==> flow/design.v <==
module RSA_IP #(parameter WIDTH = 3) (
    IN_P, IN_Q, IN_E,
    OUT_N, OUT_D 
);
input  [WIDTH-1:0]   IN_P, IN_Q;
input  [WIDTH*2-1:0] IN_E;
output [WIDTH*2-1:0] OUT_N, OUT_D;
genvar k ; 
assign OUT_N = IN_P * IN_Q ;
wire [WIDTH*2-2:0] phi_N ;
assign phi_N = (IN_P - 1) * (IN_Q - 1) ;
wire        [WIDTH*2-2:0] r        [0:2*WIDTH-1] ;
wire signed [WIDTH*2-1:0] t        [0:2*WIDTH-1] ;
wire        [4:0]         quotient [0:2*WIDTH-1] ;
assign r[0] = phi_N ;
assign t[0] = 0 ;
assign quotient[0] = 0 ;
assign r[1] = IN_E ;
assign t[1] = 1 ;
assign quotient[1] = 0 ;
generate
	for (k=2 ; k< (2*WIDTH) ; k=k+1) begin : gen_d_level
		assign quotient[k] = r[k-2]  /  r[k-1] ; 
		assign t[k] = (r[k-1] ==1)? t[k-1]         : t[k-2]  - quotient[k] * t[k-1] ;
		assign r[k] = (r[k-1] ==1)? 1 				: r[k-2]  - quotient[k] * r[k-1] ;
	end
endgenerate
assign OUT_D =(t[(2*WIDTH)-1] > 0 ) ? t[(2*WIDTH)-1] : t[(2*WIDTH)-1] + phi_N; 
endmodule
module RSA_TOP (
    clk, rst_n, in_valid,
    in_p, in_q, in_e, in_c,
    out_valid, out_m
);
input clk, rst_n, in_valid;
input [3:0] in_p, in_q;
input [7:0] in_e, in_c;
output reg out_valid;
output reg [7:0] out_m;
parameter WIDTH = 4 ;
parameter ST_IN = 0 ;
parameter ST_OUT = 1 ;  
reg current_state  ;
reg next_state  ;
reg  [WIDTH*2-1:0] c_text , c_wait_1 ;
reg  [WIDTH-1  :0] get_p, get_q ;
reg  [WIDTH*2-1:0] get_e ;
reg  [WIDTH*2-1:0] decrypted_text  ;
reg  [WIDTH*2-1:0] decrypted_text_wait_1  ;
wire [WIDTH*2-1:0] OUT_D, OUT_N ;
reg  [WIDTH*2-1:0] private_D , private_N ;
reg  [2:0] count_number ;
reg  [2:0] count_out ; 
integer i  ;
reg count_1 ;
always@(posedge clk, negedge rst_n)
begin
	if(!rst_n)
		begin
			count_1 <= 'd0 ;
		end
	else if (current_state == ST_IN)
		begin
			if (in_valid) begin
				if(count_1 !=1) 
					count_1 <= count_1 + 'd1 ;
			end
		end
	else
		count_1 <= 'd0 ;
end	
reg [2:0] count_8 ;
always@(posedge clk, negedge rst_n)
begin
	if(!rst_n)
		begin
			count_8 <= 'd0 ;
		end
	else if (current_state == ST_IN)
		begin
			if (in_valid) begin
				count_8 <= count_8 + 'd1 ;
			end
		end
	else if (current_state == ST_OUT)
		begin
			count_8 <= count_8 + 'd1 ;
		end
	else
		count_8 <= 'd0 ;
end
always@(posedge clk, negedge rst_n)
begin
	if(!rst_n)
		begin
			get_e <='d0;
			get_p <='d0;
			get_q <='d0;
		end
	else 
		begin
			if (count_1 == 0)
				begin
					get_e <= in_e ;
					get_p <= in_p ;
					get_q <= in_q ;
				end
		end	
end
always@(posedge clk, negedge rst_n)
begin
	if(!rst_n)
		begin
				c_text <= 'd0;
		end
	else if (current_state == ST_IN)
		begin
			if(in_valid ) 
				c_text <= in_c;
		end
end
always@ (posedge clk , negedge rst_n )begin
	if (!rst_n )begin
		c_wait_1 <= 'd0 ;
	end else begin
		c_wait_1 <= c_text ;
	end
end
always@(posedge clk, negedge rst_n)
begin
	if(!rst_n)begin
			private_D <= 'd0;
			private_N <= 'd0;
	end
	else if (current_state == ST_IN)begin
			if (count_1 == 1)begin
				private_D <= OUT_D;
				private_N <= OUT_N;
			end
	end
end
RSA_IP #(.WIDTH(WIDTH)) U0 ( .IN_P(get_p) , .IN_Q(get_q) , .IN_E(get_e) , .OUT_N (OUT_N) , .OUT_D (OUT_D) )  ; 
wire [WIDTH*2-1:0] a0 , a1  ;
wire [WIDTH*4-1:0] a0_square ;
assign a0 = c_wait_1 % private_N ;	 
assign a0_square = a0*a0 ;  
assign a1 = (a0_square)  % private_N ;	 
reg [WIDTH*2-1:0] pipe_a0 , pipe_a1 ;
always@(posedge clk , negedge rst_n)begin
	if (!rst_n)begin
		pipe_a0    <= 'd0 ;
		pipe_a1    <= 'd0 ;
	end else begin
		pipe_a0 <= a0 ;
		pipe_a1 <= a1 ;
	end
end
wire [WIDTH*2-1:0] a0_a1_value ; 
reg [WIDTH*2-1:0] tmp_1_to_2 ;
wire [WIDTH*2-1:0] a2, a3 ;
wire [WIDTH*4-1:0] pipe_a1_square  ;
wire [WIDTH*4-1:0] a2_square   ;
wire [WIDTH*4-1:0] pipe_a0_mult_a1 ;
assign pipe_a1_square  = (pipe_a1 * pipe_a1) ;
assign pipe_a0_mult_a1 = (pipe_a0 * pipe_a1) ; 
assign a2_square   = (a2      * a2 ) ; 
assign a0_a1_value = (pipe_a0_mult_a1  ) % private_N ; 
assign a2          = (pipe_a1_square   ) % private_N ;
assign a3      = (a2_square    ) % private_N ; 
always@(*)begin
	if (private_D[0] == 1  && private_D[1] == 1)begin
		tmp_1_to_2 = a0_a1_value ;
	end else if (private_D[0] == 1  && private_D[1] == 0)begin
		tmp_1_to_2 = pipe_a0 ;
	end else if (private_D[0] == 0  && private_D[1] == 1)begin
		tmp_1_to_2 = pipe_a1 ;
	end else begin   
		tmp_1_to_2 = 0 ;
	end
end
reg [WIDTH*2-1:0] pipe_a3 , pipe_tmp1 , pipe_a2;
always@(posedge clk , negedge rst_n)begin
	if (!rst_n)begin
		pipe_a3    <= 'd0 ;
		pipe_tmp1  <= 'd0 ;
		pipe_a2    <= 'd0 ;
	end else begin
		pipe_tmp1  <= tmp_1_to_2 ;
		pipe_a3    <= a3 ;
		pipe_a2    <= a2 ; 
	end
end
reg [WIDTH*2-1:0] tmp_2_to_3 ;
wire [WIDTH*2-1:0] a4, a5 ;
wire [WIDTH*4-1:0] pipe_a3_square  ;
wire [WIDTH*4-1:0] tmp_a4_square   ;
assign pipe_a3_square  = (pipe_a3 * pipe_a3 ) ;
assign tmp_a4_square   = (a4  * a4  ) ;
assign a4 = (pipe_a3_square )%private_N ; 
assign a5 = (tmp_a4_square  )%private_N ;
wire [WIDTH*4-1:0] pipe_a2_a3 ;
assign pipe_a2_a3 = pipe_a2 * pipe_a3 ; 
wire [WIDTH*2-1:0] a2_a3_value ;
assign a2_a3_value = pipe_a2_a3% private_N ; 
always@(*)begin
	if (private_D[2] == 1  && private_D[3] == 1)begin
		tmp_2_to_3 = a2_a3_value ;
	end else if (private_D[2] == 1  && private_D[3] == 0)begin
		tmp_2_to_3 = pipe_a2 ;
	end else if (private_D[2] == 0  && private_D[3] == 1)begin
		tmp_2_to_3 = pipe_a3 ;
	end else begin   
		tmp_2_to_3 = 0 ;
	end
end
reg [WIDTH*2-1:0] pipe_a5 , pipe_tmp2_0 , pipe_a4 , pipe_tmp2_1 ;
reg in_valid_3 ; 
always@(posedge clk , negedge rst_n)begin
	if (!rst_n)begin
		pipe_a5        <= 'd0 ;
		pipe_a4        <= 'd0 ;
		pipe_tmp2_0    <= 'd0 ;
		pipe_tmp2_1    <= 'd0 ;
	end else begin
		pipe_a5      <= a5 ;
		pipe_a4      <= a4 ;
		pipe_tmp2_0  <= pipe_tmp1 ; 
		pipe_tmp2_1  <= tmp_2_to_3 ; 
	end
end
reg [WIDTH*2-1:0] tmp_3_to_4_0 , tmp_3_to_4_1 ;
wire [WIDTH*2-1:0] a6 ;
wire [WIDTH*4-1:0] pipe_a5_square ;
assign pipe_a5_square = (pipe_a5 * pipe_a5 ) ;
assign a6     = (pipe_a5_square)%private_N ; 
wire [WIDTH*4-1:0] pipe_a4_a5 ;
assign pipe_a4_a5  = pipe_a4 * pipe_a5 ; 
wire [WIDTH*2-1:0] a4_a5_value ;
assign a4_a5_value = pipe_a4_a5 % private_N ; 
wire [WIDTH*4-1:0] pipe_tmp0_tmp1 ;
assign pipe_tmp0_tmp1 = pipe_tmp2_0 * pipe_tmp2_1 ; 
wire [WIDTH*2-1:0] tmp0_tmp1_value ;
assign tmp0_tmp1_value = pipe_tmp0_tmp1 % private_N ; 
always@(*)begin    
	if (private_D[4] == 1  && private_D[5] == 1)begin
		tmp_3_to_4_0 = a4_a5_value ;
	end else if (private_D[4] == 1  && private_D[5] == 0)begin
		tmp_3_to_4_0 = pipe_a4 ;
	end else if (private_D[4] == 0  && private_D[5] == 1)begin
		tmp_3_to_4_0 = pipe_a5 ;
	end else begin   
		tmp_3_to_4_0 = 0 ;
	end
end
always@(*)begin
	if (pipe_tmp2_0 == 0  && pipe_tmp2_1 == 0)begin
		tmp_3_to_4_1 = 0 ;
	end else if (pipe_tmp2_0 == 0 ) begin
		tmp_3_to_4_1 = pipe_tmp2_1 ;
	end else if (pipe_tmp2_1 == 0)begin
		tmp_3_to_4_1 = pipe_tmp2_0 ;
	end else begin  
		tmp_3_to_4_1 = tmp0_tmp1_value ;
	end
end
reg [WIDTH*2-1:0] pipe_a6 , pipe_tmp3_0 , pipe_tmp3_1 ;
always@(posedge clk , negedge rst_n)begin
	if (!rst_n)begin
		pipe_a6	     <= 'd0 ;
		pipe_tmp3_0  <= 'd0 ;
	 	pipe_tmp3_1  <= 'd0 ; 
	end else begin
		pipe_a6	      <= a6 ;
		pipe_tmp3_0   <= tmp_3_to_4_0 ; 
		pipe_tmp3_1   <= tmp_3_to_4_1 ; 
	end
end
reg [WIDTH*2-1:0] tmp_4_to_5 ; 
wire [WIDTH*4-1:0] pipe_tmp3_0_tmp3_1 ;
assign pipe_tmp3_0_tmp3_1 = pipe_tmp3_0 * pipe_tmp3_1 ;
wire [WIDTH*2-1:0] tmp3_0_tmp3_1_value ;
assign  tmp3_0_tmp3_1_value = pipe_tmp3_0_tmp3_1 % private_N ; 
always@(*)begin
	if (pipe_tmp3_0 == 0  && pipe_tmp3_1 == 0)begin
		tmp_4_to_5 = 0 ;
	end else if (pipe_tmp3_0 == 0 ) begin
		tmp_4_to_5 = pipe_tmp3_1 ;
	end else if (pipe_tmp3_1 == 0)begin
		tmp_4_to_5 = pipe_tmp3_0 ;
	end else begin  
		tmp_4_to_5 = tmp3_0_tmp3_1_value ;
	end
end
reg [WIDTH*2-1:0] pipe_tmp5_0, pipe_tmp5_1 ;
always@(posedge clk , negedge rst_n)begin
	if (!rst_n)begin
		pipe_tmp5_0 <= 'd0 ;
		pipe_tmp5_1 <= 'd0 ;
	end else begin
		pipe_tmp5_0 <= pipe_a6 ;
		pipe_tmp5_1 <= tmp_4_to_5 ; 
	end
end
reg [WIDTH*2-1:0] tmp_5_to_6 ; 
wire [WIDTH*4-1:0] pipe_tmp5_0_tmp5_1 ;
assign pipe_tmp5_0_tmp5_1 = pipe_tmp5_0 * pipe_tmp5_1 ;
wire [WIDTH*2-1:0] tmp5_0_tmp5_1_value ;
assign tmp5_0_tmp5_1_value = pipe_tmp5_0_tmp5_1 % private_N ; 
always@(*)begin
	if (private_D[6] == 0  && pipe_tmp5_1 == 0)begin
		tmp_5_to_6 = 0 ;
	end else if (private_D[6] == 0 ) begin
		tmp_5_to_6 = pipe_tmp5_1 ;
	end else if (pipe_tmp5_1 == 0)begin
		tmp_5_to_6 = pipe_tmp5_0 ;
	end else begin  
		tmp_5_to_6 = tmp5_0_tmp5_1_value ;
	end
end
always@(posedge clk , negedge rst_n)begin
	if (!rst_n)begin
		decrypted_text <= 'd0 ;
	end else begin
		decrypted_text <= tmp_5_to_6 ; 
	end
end
always@(posedge clk , negedge rst_n)
begin
	if(!rst_n)
		begin
			out_valid <= 'd0; 
			out_m     <= 'd0; 
		end
	else if (current_state == ST_OUT)
		begin
			out_valid <= 'd1 ;
			out_m	  <= decrypted_text ;
		end
	else 
		begin
			out_valid <= 'd0 ;
			out_m	  <= 'd0 ;
		end
end
always@ (posedge clk , negedge rst_n)
begin
	if (!rst_n ) begin
		current_state <= ST_IN ;
	end else begin
		current_state <= next_state ;
	end
end
always@(*)begin
	case(current_state)
		ST_IN : begin
				if (count_8 == 7 )
					next_state = ST_OUT ; 
				else 
					next_state = ST_IN ; 
		end
		ST_OUT : begin
				if (count_8 == 7)
					next_state = ST_IN ;
				else 
					next_state = ST_OUT ; 
		end
		default : next_state = ST_IN ; 
	endcase
end
endmodule
Wiki page: RSA_TOP / tool data

==> From RTL to reports: RSA_TOP <==
Module RSA_TOP before and after one edit of its RTL, step after step.
Lines under "before" count in the file above, lines under "after" in the edited file.
"diff" is "after" less "before", of the values as shown.
Operators carry their Yosys type and port widths (W data, S select, Z words).
Cell names lack the library's common part.
{ "inputs": {"design": "RSA_TOP", "clock": "clk", "cell_library": "sky130hd", "pvt_corner": "tt_025C_1v80"} }

==> Edit of the RTL <==
The edit as a unified diff against the file above.
This change comes from a script, not from a designer. The edited design behaves differently; no optimisation was intended.
begin of diff
@@ -218,10 +218,8 @@
 always@(posedge clk , negedge rst_n)begin
 	if (!rst_n)begin
-		pipe_a5        <= 'd0 ;
 		pipe_a4        <= 'd0 ;
 		pipe_tmp2_0    <= 'd0 ;
 		pipe_tmp2_1    <= 'd0 ;
 	end else begin
-		pipe_a5      <= a5 ;
 		pipe_a4      <= a4 ;
 		pipe_tmp2_0  <= pipe_tmp1 ; 
@@ -229,4 +227,5 @@
 	end
 end
+always @(*) pipe_a5 = a5;
 reg [WIDTH*2-1:0] tmp_3_to_4_0 , tmp_3_to_4_1 ;
 wire [WIDTH*2-1:0] a6 ;
end of diff

==> After elaboration <==
Counts by Yosys on the flattened word-level netlist (proc, flatten, opt, wreduce). Print and check cells are left out. Cells with the same type and inputs are merged into one.
{ "bits": {"columns": ["item", "before", "after", "diff"], "rows": [
  ["ff_bits", 180, 172, -8],
  ["word_cells", 162, 161, -1],
  ["inputBits", 27, 27, 0],
  ["out_inout_bits", 9, 9, 0]
]} }
{ "op_classes": {"columns": ["item", "before", "after", "diff"], "rows": [
  ["multipliers", 24, 24, 0],
  ["n_reduce_logical", 20, 20, 0],
  ["div_mod_pow", 19, 19, 0],
  ["n_logic", 8, 8, 0],
  ["compare", 1, 1, 0],
  ["n_mux", 40, 40, 0],
  ["n_eq", 7, 7, 0],
  ["add_sub_neg", 16, 16, 0]
]} }
{ "op_table": {"columns": ["operator", "before", "after", "diff"], "rows": [
  ["$mux W8", 25, 25, 0],
  ["$logic_and A1 B1 Y1", 12, 12, 0],
  ["$mod A16 B8 Y16", 12, 12, 0],
  ["$mul A8 B8 Y16", 12, 12, 0],
  ["$not A1 Y1", 8, 8, 0],
  ["$div A7 B7 Y7", 6, 6, 0],
  ["$eq A7 B1 Y1 const B", 6, 6, 0],
  ["$mux W1", 6, 6, 0],
  ["$mux W7", 6, 6, 0],
  ["$logic_not A8 Y1", 5, 5, 0],
  ["$mul A5 B7 Y7", 5, 5, 0],
  ["$mul A5 B8 Y8", 5, 5, 0],
  ["$sub A7 B7 Y7", 5, 5, 0],
  ["$sub A8 B8 Y8", 4, 4, 0],
  ["$mux W3", 2, 2, 0],
  ["$reduce_and A2 Y1", 2, 2, 0],
  ["$sub A4 B1 Y5 const B", 2, 2, 0],
  ["$add A1 B1 Y1 const B", 1, 1, 0],
  ["$add A3 B1 Y3 const B", 1, 1, 0],
  ["$add A7 B7 Y7", 1, 1, 0],
  ["$eq A3 B3 Y1 const B", 1, 1, 0],
  ["$gt A8 B1 Y1 const B", 1, 1, 0],
  ["$mod A8 B8 Y8", 1, 1, 0],
  ["$mul A32 B32 Y7", 1, 1, 0],
  ["$mul A4 B4 Y8", 1, 1, 0],
  ["$pmux W1 S2", 1, 1, 0],
  ["$reduce_bool A2 Y1", 1, 1, 0],
  ["$sub A1 B5 Y6 const A", 1, 1, 0],
  ["$sub A1 B8 Y8 const A", 1, 1, 0]
]} }

==> Depth <==
Depth = most cells in a row (Yosys ltp): at word level without a register or memory, in the mapped netlist without a sequential cell, where the memories' decode and read muxes count.
{ "depth": {"columns": ["item", "before", "after", "diff"], "rows": [
  ["ltp_word", 28, 28, 0],
  ["ABC_AREA", "0", "0", null],
  ["mapped_depth", 428, 592, 164],
  ["ltp_nobuf", 405, 563, 158]
]} }

==> After synthesis <==
The flow's flattened synthesis, as Yosys stat reports it; memories are mapped. The netlist is that of the ABC_AREA named above (0 if unset); the other value can give another one.
{ "mapped": {"columns": ["item", "before", "after", "diff"], "rows": [
  ["seq_area_um2", 4504.3, 4304.1, -200.2],
  ["n_buf", 347, 348, 1],
  ["stdcells", 13935, 13428, -507],
  ["yosys_area_um2", 106363.3, 102671.0, -3692.3],
  ["ff_cells", 180, 172, -8]
]} }
{ "types": {"columns": ["type", "before", "after", "diff"], "rows": [
  ["nand2_1", 1307, 1209, -98],
  ["nor3_1", 807, 898, 91],
  ["o21a_1", 839, 924, 85],
  ["nand3_1", 173, 104, -69],
  ["o21ai_0", 702, 648, -54],
  ["and2_1", 329, 278, -51],
  ["o21bai_1", 60, 111, 51],
  ["nor2_1", 1149, 1099, -50],
  ["nor2b_1", 204, 161, -43],
  ["or3_1", 109, 70, -39],
  ["inv_1", 1091, 1055, -36],
  ["a31oi_1", 73, 40, -33],
  ["mux2_2", 326, 358, 32],
  ["o211ai_1", 72, 42, -30],
  ["a21oi_1", 665, 692, 27],
  ["a21o_1", 342, 316, -26],
  ["a211oi_1", 69, 46, -23],
  ["a21boi_0", 44, 21, -23]
]} }
The list need not be complete.
By module: a second synthesis without flattening, with its own total; a netlist apart from the flattened one above.
{ "unflattened": {"columns": ["item", "before", "after", "diff"], "rows": [
  ["cells_unflattened", 14178, 13800, -378],
  ["area_unflattened_um2", 107586.9, 105168.4, -2418.5]
]} }
Each row is one instance without its submodules.
{ "by_module_before": {"columns": ["mod", "mod_seq_area_um2", "mod_area_um2", "instances", "cells"], "rows": [
  ["RSA_TOP", 4529.3, 88999.1, 1, 11697],
  ["RSA_IP #(WIDTH=4)", 0.0, 18587.8, 1, 2481]
]} }
{ "by_module_after": {"columns": ["mod", "mod_seq_area_um2", "mod_area_um2", "instances", "cells"], "rows": [
  ["RSA_TOP", 4329.2, 86580.5, 1, 11319],
  ["RSA_IP #(WIDTH=4)", 0.0, 18587.8, 1, 2481]
]} }

==> Timing after synthesis <==
Path of least setup slack by OpenSTA after synthesis, without wires, with an ideal clock, recovery checks aside; 20% of the period is set as input and as output delay. Where synthesis merged equal registers, the netlist keeps one of their names.
{ "synth_path": {"columns": ["item", "before", "after", "diff"], "rows": [
  ["kind", "register -> register", "register -> register", null],
  ["start", "reg get_q[0]", "reg private_N[0]", null],
  ["end", "reg private_D[1]", "reg pipe_tmp3_0[1]", null],
  ["slack_ns", 10.324, -20.289, -30.613],
  ["required_ns", 89.874, 89.874, 0.000],
  ["delay_ns", 79.676, 110.289, 30.613],
  ["tclk_ns", 90.0, 90.0, 0.0],
  ["setup_ns", 0.126, 0.126, 0.000],
  ["arrival_time_ns", 79.550, 110.163, 30.613],
  ["t_first_pin_ns", 0.000, 0.000, 0.000],
  ["driving_pins", 389, 522, 133],
  ["n_path_buf", 28, 31, 3],
  ["synth_period_reached_ns", 79.676, 110.289, 30.613]
]} }
"delay_ns" = arrival - input delay + setup time.
"driving_pins": output pins that drive a net of the path, with the launching flip-flop's if there is one; two outputs of one cell count as two.
"synth_period_reached_ns" is the clock period less the worst setup slack; recovery checks do not enter. This is arithmetic on one report: input and output delays are still those of the set period (20% each).
Between the ends stands the longest chain of elaborated cells between them, by number of cells; it is not shown to be the way that was timed. Of several equally long chains one is given.
A line is the first line of the expression or statement that the cell stems from. Yosys adds cells for indexed reads and writes and turns some case tables into memories.
{ "synth_between_before": {"cell_sequence": "dfrtp_1 > clkbuf_1 > inv_1 > ha_1 > xnor2_1 > or2_2 > fa_1 > inv_1 > ha_1 > fa_1 > fa_1 > ha_1 > a21oi_1 > xnor2_1 > xnor2_1 > xnor2_1 > ha_1 > a21oi_1 > (+353 left out) > nand2b_1 > a21oi_1 > clkbuf_1 > nand2b_1 > fa_1 > inv_1 > fa_1 > fa_1 > inv_1 > ha_1 > or2_2 > a21oi_1 > a31oi_1 > xnor3_1 > mux2i_1 > or4_1 > clkbuf_1 > a221o_1", "elab_chain_cells": 28, "cone_cells": 48, "classes_between": "13 x add/sub; 11 x mul; 6 x div; 1 x compare; 5 x eq/ne; 12 x mux"} }
{ "synth_rtl_before": {"columns": ["item", "line_no", "rtl"], "rows": [
  ["start, declared", 46, "reg  [WIDTH-1  :0] get_p, get_q ;"],
  ["start, assigned", 98, "get_q <='d0;"],
  ["start, assigned", 106, "get_q <= in_q ;"],
  ["$sub A4 B1 Y5", 11, "assign phi_N = (IN_P - 1) * (IN_Q - 1) ;"],
  ["$mul A32 B32 Y7", 11, null],
  ["$div A7 B7 Y7", 23, "assign quotient[k] = r[k-2] / r[k-1] ;"],
  ["$mul A5 B7 Y7", 25, "assign r[k] = (r[k-1] ==1)? 1 : r[k-2] - quotient[k] * r[k-1] ;"],
  ["$sub A7 B7 Y7", 25, null],
  ["$mux W7", 25, null],
  ["$div A7 B7 Y7", 23, null],
  ["(+14 left out)", null, null],
  ["$mux W7", 25, null],
  ["$div A7 B7 Y7", 23, null],
  ["$mul A5 B8 Y8", 24, "assign t[k] = (r[k-1] ==1)? t[k-1] : t[k-2] - quotient[k] * t[k-1] ;"],
  ["$sub A8 B8 Y8", 24, null],
  ["$mux W8", 24, null],
  ["$add A7 B7 Y7", 28, "assign OUT_D =(t[(2*WIDTH)-1] > 0 ) ? t[(2*WIDTH)-1] : t[(2*WIDTH)-1] + phi_N;"],
  ["$mux W7", 28, null],
  ["end, assigned", 132, "private_D <= 'd0;"],
  ["end, assigned", 137, "private_D <= OUT_D;"]
]} }
{ "synth_between_after": {"cell_sequence": "dfrtp_1 > clkbuf_1 > inv_1 > clkbuf_1 > ha_1 > nand4_1 > a22o_1 > or3_1 > nand2_1 > ha_1 > o21a_1 > o2111ai_1 > o22ai_1 > ha_1 > o211ai_1 > a211o_1 > mux2_2 > ha_1 > (+486 left out) > nor4_1 > nand3_1 > clkbuf_1 > mux2_2 > ha_1 > a21o_1 > a21o_1 > a21o_1 > a21oi_1 > o21ai_0 > a21o_1 > a21oi_1 > nand2_1 > or4_1 > clkbuf_1 > mux2i_1 > nor2_1 > a221o_1", "elab_chain_cells": 6, "cone_cells": 8, "lines_between": 8, "classes_between": "2 x mul; 3 x div; 3 x mux"} }
{ "synth_rtl_after": {"columns": ["item", "line_no", "rtl"], "rows": [
  ["start, declared", 51, "reg  [WIDTH*2-1:0] private_D , private_N ;"],
  ["start, assigned", 133, "private_N <= 'd0;"],
  ["start, assigned", 138, "private_N <= OUT_N;"],
  ["$mod A16 B8 Y16", 199, "assign a4 = (pipe_a3_square )%private_N ;"],
  ["$mul A8 B8 Y16", 198, "assign tmp_a4_square   = (a4  * a4  ) ;"],
  ["$mod A16 B8 Y16", 200, "assign a5 = (tmp_a4_square  )%private_N ;"],
  ["$mul A8 B8 Y16", 236, "assign pipe_a4_a5  = pipe_a4 * pipe_a5 ;"],
  ["$mod A16 B8 Y16", 238, "assign a4_a5_value = pipe_a4_a5 % private_N ;"],
  ["$mux W8", 244, "if (private_D[4] == 1 && private_D[5] == 1)begin"],
  ["end, assigned", 269, "pipe_tmp3_0 <= 'd0 ;"],
  ["end, assigned", 273, "pipe_tmp3_0 <= tmp_3_to_4_0 ;"],
  ["end, declared", 265, "reg [WIDTH*2-1:0] pipe_a6 , pipe_tmp3_0 , pipe_tmp3_1 ;"]
]} }
Some nets on the timed path still bear RTL names; the line given drives or declares the net.
{ "synth_named_nets_after": {"columns": ["signal", "line_no"], "rows": [
  ["a4[5]", 199]
]} }

==> Path in the finished layout <==
Path of least setup slack in the final report of each run of set A (OpenROAD, finished layout, wires in). Where an end is a register, its clock arrival counts in the times.
{ "layout_path": {"columns": ["item", "before", "after", "diff"], "rows": [
  ["kind", "register -> register", "register -> register", null],
  ["start", "reg get_q[0]", "reg pipe_a3[7]", null],
  ["end", "reg private_D[0]", "reg pipe_a6[6]", null],
  ["tclk_ns", 90.0, 90.0, 0.0],
  ["slack_ns", 6.09, -5.37, -11.46],
  ["setup_ns", 0.11, 0.12, 0.01],
  ["required_ns", 90.44, 90.40, -0.04],
  ["t_first_pin_ns", 0.55, 0.55, 0.00],
  ["driving_pins", 385, 574, 189],
  ["n_path_buf", 12, 113, 101],
  ["arrival_time_ns", 84.35, 95.76, 11.41]
]} }
Between the ends stands the longest chain of elaborated cells between them, by number of cells; it is not shown to be the way that was timed. Of several equally long chains one is given.
{ "layout_between_before": {"cell_sequence": "dfrtp_1 > inv_1 > ha_1 > xnor2_1 > or2_2 > fa_1 > inv_1 > ha_1 > fa_1 > fa_1 > ha_1 > a21oi_1 > xnor2_1 > xnor2_1 > xnor2_2 > ha_1 > a21oi_1 > ha_1 > (+349 left out) > o21ai_0 > nand2b_1 > a21oi_2 > or2_2 > fa_1 > inv_1 > fa_1 > fa_1 > inv_1 > ha_1 > and3_1 > a21oi_1 > a31oi_1 > xnor3_1 > mux2i_1 > or4_1 > mux2i_1 > o21ai_0", "elab_chain_cells": 28, "cone_cells": 48, "classes_between": "13 x add/sub; 11 x mul; 6 x div; 1 x compare; 5 x eq/ne; 12 x mux"} }
{ "layout_rtl_before": {"columns": ["item", "line_no", "rtl"], "rows": [
  ["start, declared", 46, "reg  [WIDTH-1  :0] get_p, get_q ;"],
  ["start, assigned", 98, "get_q <='d0;"],
  ["start, assigned", 106, "get_q <= in_q ;"],
  ["$sub A4 B1 Y5", 11, "assign phi_N = (IN_P - 1) * (IN_Q - 1) ;"],
  ["$mul A32 B32 Y7", 11, null],
  ["$div A7 B7 Y7", 23, "assign quotient[k] = r[k-2] / r[k-1] ;"],
  ["$mul A5 B7 Y7", 25, "assign r[k] = (r[k-1] ==1)? 1 : r[k-2] - quotient[k] * r[k-1] ;"],
  ["$sub A7 B7 Y7", 25, null],
  ["$mux W7", 25, null],
  ["$div A7 B7 Y7", 23, null],
  ["(+14 left out)", null, null],
  ["$mux W7", 25, null],
  ["$div A7 B7 Y7", 23, null],
  ["$mul A5 B8 Y8", 24, "assign t[k] = (r[k-1] ==1)? t[k-1] : t[k-2] - quotient[k] * t[k-1] ;"],
  ["$sub A8 B8 Y8", 24, null],
  ["$mux W8", 24, null],
  ["$add A7 B7 Y7", 28, "assign OUT_D =(t[(2*WIDTH)-1] > 0 ) ? t[(2*WIDTH)-1] : t[(2*WIDTH)-1] + phi_N;"],
  ["$mux W7", 28, null],
  ["end, assigned", 132, "private_D <= 'd0;"],
  ["end, assigned", 137, "private_D <= OUT_D;"]
]} }
{ "layout_between_after": {"cell_sequence": "dfrtp_2 > and2_4 > fa_1 > fa_1 > inv_1 > fa_1 > fa_1 > inv_2 > ha_4 > o2111ai_4 > a211oi_2 > nor2_1 > xor2_1 > ha_2 > a22o_1 > or3_4 > nand2_4 > ha_4 > (+538 left out) > nand3_1 > mux2i_1 > a41o_1 > nand4_4 > mux2_4 > ha_4 > a21o_1 > a21oi_2 > o21bai_1 > a21oi_1 > o21ai_1 > a21o_1 > a21oi_2 > nand2_1 > a2111oi_4 > o2111ai_4 > buf_12 > mux2_4", "elab_chain_cells": 6, "cone_cells": 6, "lines_between": 6, "classes_between": "3 x mul; 3 x div"} }
{ "layout_rtl_after": {"columns": ["item", "line_no", "rtl"], "rows": [
  ["start, declared", 181, "reg [WIDTH*2-1:0] pipe_a3 , pipe_tmp1 , pipe_a2;"],
  ["start, assigned", 184, "pipe_a3 <= 'd0 ;"],
  ["start, assigned", 189, "pipe_a3 <= a3 ;"],
  ["$mul A8 B8 Y16", 197, "assign pipe_a3_square  = (pipe_a3 * pipe_a3 ) ;"],
  ["$mod A16 B8 Y16", 199, "assign a4 = (pipe_a3_square )%private_N ;"],
  ["$mul A8 B8 Y16", 198, "assign tmp_a4_square   = (a4  * a4  ) ;"],
  ["$mod A16 B8 Y16", 200, "assign a5 = (tmp_a4_square  )%private_N ;"],
  ["$mul A8 B8 Y16", 233, "assign pipe_a5_square = (pipe_a5 * pipe_a5 ) ;"],
  ["$mod A16 B8 Y16", 234, "assign a6     = (pipe_a5_square)%private_N ;"],
  ["end, assigned", 268, "pipe_a6 <= 'd0 ;"],
  ["end, assigned", 272, "pipe_a6 <= a6 ;"],
  ["end, declared", 265, "reg [WIDTH*2-1:0] pipe_a6 , pipe_tmp3_0 , pipe_tmp3_1 ;"]
]} }
Some nets on the timed path still bear RTL names; the line given drives or declares the net.
{ "layout_named_nets_after": {"columns": ["signal", "line_no"], "rows": [
  ["a4[7]", 199]
]} }

==> Measured runs <==
Both versions went through the flow (Yosys, OpenROAD) with the same settings in each pair. Constraints: input delay and output delay 20% of the set period each, output load 0.01 pF.
{ "settings_set_A": {"CORE_UTILIZATION": 40, "period_ns": 90.0, "CAP_MARGIN": 20, "CORE_MARGIN": 2, "SLEW_MARGIN": 20} }
{ "results_set_A": {"columns": ["item", "before", "after", "diff"], "rows": [
  ["final_hold_ws_ns", 0.353, 0.342, -0.011],
  ["die_footprint_um2", 270047.0, 260748.0, -9299.0],
  ["achieved_period_ns", 83.911, 95.365, 11.454],
  ["layout_stdcell_area_um2", 111798.0, 129463.0, 17665.0],
  ["worstSetupSlack_ns", 6.089, -5.365, -11.454],
  ["post_route_util_pct", 42.2, 50.8, 8.6],
  ["total_negative_slack_ns", 0.000, -83.942, -83.942],
  ["synthesis_area_um2", 106363.3, 102671.0, -3692.3]
]} }
"achieved_period_ns": clock period set for the run, less the worst setup slack. It is reckoned from that one timing run; input and output delays stay at 20% of the period that was set.
